==> flow/design.v <==
`timescale 10ns/1ns
module servo( input clk, input rst, output reg PWM, input [1:0]boton_cambiar_grados );
integer contador;
integer frecuencia;
integer auxContador;
reg C;
always@(posedge clk) begin
if (rst) begin
	PWM<=0;
	contador<=0;
end else begin
PWM<=~boton_cambiar_grados;
	auxContador=auxContador+1;
	if(boton_cambiar_grados==1)
		begin
				contador<= contador +1;                      
				if (contador< 75_000) 
				begin
					PWM <= 1;
				end
				else
				if (contador < 1_900_000)  
				begin
				PWM <= 0;
				end
	end			
	else if(boton_cambiar_grados==2)
		begin
				contador<= contador +1;                      
				if (contador<150_000)  
				begin
					PWM <= 1;
				end
				else
				if (contador < 1_850_000)  
				begin
				PWM <= 0;
				end
	end	
	else if(boton_cambiar_grados==3)
		begin
				contador<= contador +1;                      
				if (contador<240_000)	 
				begin
					PWM <= 1;
				end
				else
				if (contador < 1_800_000)  
				begin
				PWM <= 0;
				end
	end
	if(contador >=2_100_000)  
	begin
		contador <= 0;
	end			
end
end
 endmodule 
module ultrasonido1(input ultra, input clk, input rst, input echo, output reg done, output reg trigger, output reg [15:0] distance);
	parameter divH = 1000; 
	parameter divL = 2000;
	integer countF;
	integer countEcho;
	always @(posedge clk) begin 
		if (rst | ultra) 
		begin 
			countF <= 0;
			trigger <= 0;
		end 
		else 
		begin
			countF <= countF +1;  
			if (countF < divH+1)
				trigger <= 1;
			else
			if (countF < divL+1)
				trigger <= 0;
			else 
				countF <= 0;
		end
	end
	always @(posedge clk) begin
		if (rst) begin
			countEcho <= 0;
			done <= 0;
			distance <= 0;
		end
		else if (echo == 1) begin
			countEcho <= countEcho +1;
			done <= 0;
		end
		else
		begin
			if (echo == 0 & countEcho != 0)	
				distance <= (~countEcho*340)/2000000;
				countEcho <=0;
				done <= 1; 	
		end
	end
endmodule
`timescale 10ns/1ns
 module radar(  input clk, input rst, input echo, input [1:0] boton_cambiar_grados, output done, output trigger,
 output [15:0] distance, output PWM, input ultra);
 servo   servo( .clk (clk), .rst(rst), .PWM(PWM), .boton_cambiar_grados(boton_cambiar_grados));
 ultrasonido1 ultrasonido2( .ultra(ultra), .clk(clk), .rst(rst),  .echo(echo), .done(done), .trigger(trigger),.distance(distance));
 endmodule
---- Tool chain data of radar ----
Tool output for the design above, in the order of the flow.
Lines are those of the file above, counted from 1.
Library cell names are shortened.
A cell with - has no value.
inputs
  top module .............................. radar
  clock input ............................. clk
  standard-cell library ................... sky130hd
  corner .................................. tt_025C_1v80

---- Word level ----
Yosys after proc, flatten, opt, wreduce and memory -nomap, before mapping. Memory bits, and registers merged into a memory's read port (data or address), are not among the register bits. Print and check cells are not counted. Equal cells are merged and count once.
word-level totals
  bits in registers ....................... 115
  input bits .............................. 6
  output and inout bits ................... 19
  elaborated cells ........................ 52
operators by class
  add/subtract/negate cells ............... 3
  multipliers ............................. 1
  div/mod/pow operators ................... 1
  magnitude comparators ................... 9
  eq/ne operators ......................... 3
  mux-type cells .......................... 17
  bitwise gates (word level) .............. 5
  reduce/logical cells .................... 6
operator list
  cell                                                          number
  divider 32 x 22 -> 32 bit with constant B                     1
  multiplier 32 x 8 -> 30 bit with constant B                   1
  2-to-1 mux 32 bit                                             5
  adder 32 x 2 -> 32 bit with constant B                        3
  less-than comparator 32 x 22 -> 1 bit with constant B         3
  less-than comparator 32 x 19 -> 1 bit with constant B         2
  less-than comparator 32 x 11 -> 1 bit with constant B         1
  less-than comparator 32 x 12 -> 1 bit with constant B         1
  less-than comparator 32 x 18 -> 1 bit with constant B         1
  greater-or-equal comparator 32 x 23 -> 1 bit with constant B  1
  NOT 32 bit                                                    1
  nonzero test 32 bit                                           1
  2-to-1 mux 1 bit                                              12
  == test 2 bit with constant B                                 2
  OR reduction 2 bit                                            2
  nonzero test 3 bit                                            1
  NOT 1 bit                                                     2
  == test 2 x 1 -> 1 bit with constant B                        1
  AND reduction 2 bit                                           1
  nonzero test 2 bit                                            1
  AND 1 bit                                                     1
  bitwise OR 1 bit                                              1

---- Longest topological paths ----
Longest topological path by Yosys (ltp), each cell counted once; first at word level (registers and memories cut), then after technology mapping (sequential cells cut; the memories' decode and read muxes count).
logic depth
  depth in word-level cells ............... 6
  ABC_AREA ................................ 0
  depth in mapped cells ................... 79
  gate-level depth less buffers ........... 65

---- Synthesis result ----
Yosys stat after the flow's synthesis: flattened, memories mapped to cells. It holds for the ABC_AREA given above (unset counts as 0); a run with the other value may have another netlist.
synthesis totals
  cells in the netlist .................... 2,725
  cell area after synthesis ............... 0.0202895 mm2
  sequential area ......................... 0.0023022 mm2
  flip-flop cells ......................... 115
  buffer cells ............................ 107
cell types
  cell      number  total area (um2)
  dfxtp_1   115     2.3E+03
  xnor2_1   185     1.62E+03
  ha_1      111     1.39E+03
  nor2_1    307     1.15E+03
  fa_1      46      920.883
  xor2_1    82      718.189
  nand2_1   187     701.923
  inv_1     172     645.619
  a21oi_1   122     610.586
  nand3_1   114     570.547
  o21ai_0   93      465.446
  nor3_1    82      410.394
  nand4_1   51      319.056
  a211oi_1  40      300.288
  a31oi_1   48      300.288
  nor4_1    47      294.032
  and3_1    44      275.264
  and2_1    42      262.752
Other cell types: 125; their cells: 837.
By module: a second synthesis without flattening, with its own total; a netlist apart from the flattened one above.
unflattened totals
  cell total of the unflattened synthesis .. 2,639
  area (unflattened synthesis) ............ 0.0194762 mm2
Rows give one instance, submodules left out.
by module
  module        times used  cells  area (mm2)  sequential area (mm2)
  ultrasonido1  1           2,416  0.0176019   0.0016416
  servo         1           223    0.0018743   0.0006606
  radar         1           0      0           0

---- Worst setup path after synthesis ----
Source: OpenSTA report_checks on the synthesized netlist (no wires, ideal clock, input and output delay 20% of the period each), path of least setup slack; recovery checks are left aside. Register names are those of the netlist, which keeps one name where synthesis merged equal registers.
timing post-synthesis
  path kind ............................... register -> register
  start ................................... reg ultrasonido2.countEcho[10]
  end ..................................... reg ultrasonido2.distance[10]
  clock period ............................ 25.0 ns
  library setup time ...................... 0.128 ns
  time at the first pin ................... 0.000 ns
  arrival time ............................ 17.149 ns
  data required time ...................... 24.872 ns
  slack ................................... 7.723 ns
  path delay .............................. 17.277 ns
  stages .................................. 71
  path buffers ............................ 5
  synthesis period reached ................ 17.277 ns
"path delay" = arrival - input delay + setup time.
"stages": output pins that drive a net of the path, with the launching flip-flop's if there is one; two outputs of one cell count as two.
"synthesis period reached" = period - worst setup slack (recovery checks aside). The figure is calculated, with input and output delays left at 20% of the set period.
Between the ends stands the longest chain of elaborated cells between them, by number of cells; it is not shown to be the way that was timed. Of several equally long chains one is given.
A line is the first line of the expression or statement that the cell stems from. Yosys adds cells for indexed reads and writes and turns some case tables into memories.
At most two assigning lines are given for a register; there are more.
on the way, post-synthesis
  cells stage by stage .................... dfxtp_1 > inv_1 > ha_1 > ha_1 > fa_1 > inv_1 > fa_1 > inv_1 > ha_1 > buf_2 > a21o_1 > o21bai_1 > a32o_1 > o311ai_2 > nand3_1 > a311oi_1 > o32ai_1 > nor4bb_1 > [35 not listed] > o41a_1 > a211o_1 > a31o_4 > nand2_4 > mux2i_1 > o21a_1 > nor2_1 > nor3_1 > mux2_1 > nor4b_4 > and2_1 > ha_1 > and3_1 > a31oi_1 > xnor2_1 > nor2_1 > a21oi_1 > nor2_1
  length of the longest elaborated chain .. 3
  elaborated cells on any way between the ends .. 6
  RTL lines with such cells ............... 2
  those cells by class .................... mul: 1; div: 1; logic: 2; reduce/logical: 2
ends and longest elaborated chain, post-synthesis
  element                      line  text
  from (decl)                  64    integer countEcho;
  from (assign)                85    countEcho <= 0;
  from (assign)                90    countEcho <= countEcho +1;
  NOT 32 bit                   96    distance <= (~countEcho*340)/2000000;
  multiplier 32 x 8 -> 30 bit  96
  divider 32 x 22 -> 32 bit    96
  to (assign)                  87    distance <= 0;
  to (assign)                  96
  to (decl)                    60    module ultrasonido1(input ultra, input clk, input rst, input echo, output reg done, output reg trigger, output ...

---- Worst path after layout ----
Path of least setup slack in the final report of entry A (OpenROAD, finished layout, wires in). Where an end is a register, its clock arrival counts in the times.
timing after layout
  path kind ............................... register -> register
  start ................................... reg ultrasonido2.countEcho[6]
  end ..................................... reg ultrasonido2.distance[10]
  clock period ............................ 21.2 ns
  library setup time ...................... 0.15 ns
  time at the first pin ................... 0.39 ns
  arrival time ............................ 20.49 ns
  data required time ...................... 21.45 ns
  slack ................................... 0.96 ns
  stages .................................. 68
  path buffers ............................ 2
Between the ends stands the longest chain of elaborated cells between them, by number of cells; it is not shown to be the way that was timed. Of several equally long chains one is given.
At most two assigning lines are given for a register; there are more.
on the way, after layout
  cells stage by stage .................... dfxtp_1 > inv_1 > ha_1 > ha_1 > fa_1 > inv_1 > fa_1 > inv_1 > ha_1 > a21oi_2 > o21bai_1 > or2_2 > o211ai_2 > o211ai_1 > buf_4 > or4_1 > nor4_1 > a211oi_1 > [32 not listed] > xor2_2 > o21bai_2 > a31oi_4 > nor2_4 > o31ai_4 > nand4_2 > o211a_4 > a2111oi_2 > a41oi_1 > o2111ai_4 > and2_1 > ha_1 > and3_1 > a31oi_1 > xnor2_1 > nor2_1 > a21oi_1 > nor2_1
  length of the longest elaborated chain .. 3
  elaborated cells on any way between the ends .. 6
  RTL lines with such cells ............... 2
  those cells by class .................... mul: 1; div: 1; logic: 2; reduce/logical: 2
ends and longest elaborated chain, after layout
  element                      line  text
  from (decl)                  64    integer countEcho;
  from (assign)                85    countEcho <= 0;
  from (assign)                90    countEcho <= countEcho +1;
  NOT 32 bit                   96    distance <= (~countEcho*340)/2000000;
  multiplier 32 x 8 -> 30 bit  96
  divider 32 x 22 -> 32 bit    96
  to (assign)                  87    distance <= 0;
  to (assign)                  96
  to (decl)                    60    module ultrasonido1(input ultra, input clk, input rst, input echo, output reg done, output reg trigger, output ...

Appendix: measured runs

Measured data: module radar, platform sky130hd, 3 stored runs of the flow under differing settings, order arbitrary. Input and output delays are each 20% of the period that was set; the output load is 0.01 pF.
"achieved period" = clock period - worst setup slack. The figure is calculated, with input and output delays left at 20% of the set period.
"critical setup path time" = time allowed to the worst setup path (clock period - input delay - output delay, where it has them) - its slack; a late launch clock adds to it, a late capture clock takes from it.

---- entry A ----
settings
  period_ns = 21.2
  CAP_MARGIN = 20
  CORE_MARGIN = 2
  CORE_UTILIZATION = 40
  SLEW_MARGIN = 20
results
  post-route utilization .................. 44.4 %
  achieved period ......................... 20.240 ns
  die size ................................ 0.0525418 mm2
  post-synthesis cell area ................ 0.0202895 mm2
  critical setup path time ................ 20.24 ns
  worst path kind ......................... register -> register
  worst hold slack after layout ........... 0.458 ns
  standard-cell area of the final layout .. 0.0222501 mm2
  post-route setup TNS .................... 0.000 ns
  setup slack of the worst path ........... 0.960 ns

---- entry B ----
settings
  CAP_MARGIN = 20
  CELL_PAD_IN_SITES_GLOBAL_PLACEMENT = 1
  CORE_ASPECT_RATIO = 1.78
  CORE_UTILIZATION = 32
  CTS_CLUSTER_DIAMETER = 393
  GPL_ROUTABILITY_DRIVEN = 0
  PLACE_DENSITY_LB_ADDON = 0.01
  TNS_END_PERCENT = 25
  period_ns = 39.6
  CORE_MARGIN = 2
  SLEW_MARGIN = 20
results
  post-route utilization .................. 34.9 %
  achieved period ......................... 23.710 ns
  die size ................................ 0.0655193 mm2
  post-synthesis cell area ................ 0.0202895 mm2
  critical setup path time ................ 23.71 ns
  worst path kind ......................... register -> register
  worst hold slack after layout ........... 0.453 ns
  standard-cell area of the final layout .. 0.0219648 mm2
  post-route setup TNS .................... 0.000 ns
  setup slack of the worst path ........... 15.890 ns

---- entry C ----
settings
  CORE_MARGIN = 7
  CORE_UTILIZATION = 24
  MAX_ROUTING_LAYER = met5
  SETUP_SLACK_MARGIN = 5.0
  period_ns = 24.8
  CAP_MARGIN = 20
  SLEW_MARGIN = 20
results
  post-route utilization .................. 28.6 %
  achieved period ......................... 19.177 ns
  die size ................................ 0.0928756 mm2
  post-synthesis cell area ................ 0.0202895 mm2
  critical setup path time ................ 19.18 ns
  worst path kind ......................... register -> register
  worst hold slack after layout ........... 0.455 ns
  standard-cell area of the final layout .. 0.0239142 mm2
  post-route setup TNS .................... 0.000 ns
  setup slack of the worst path ........... 5.623 ns
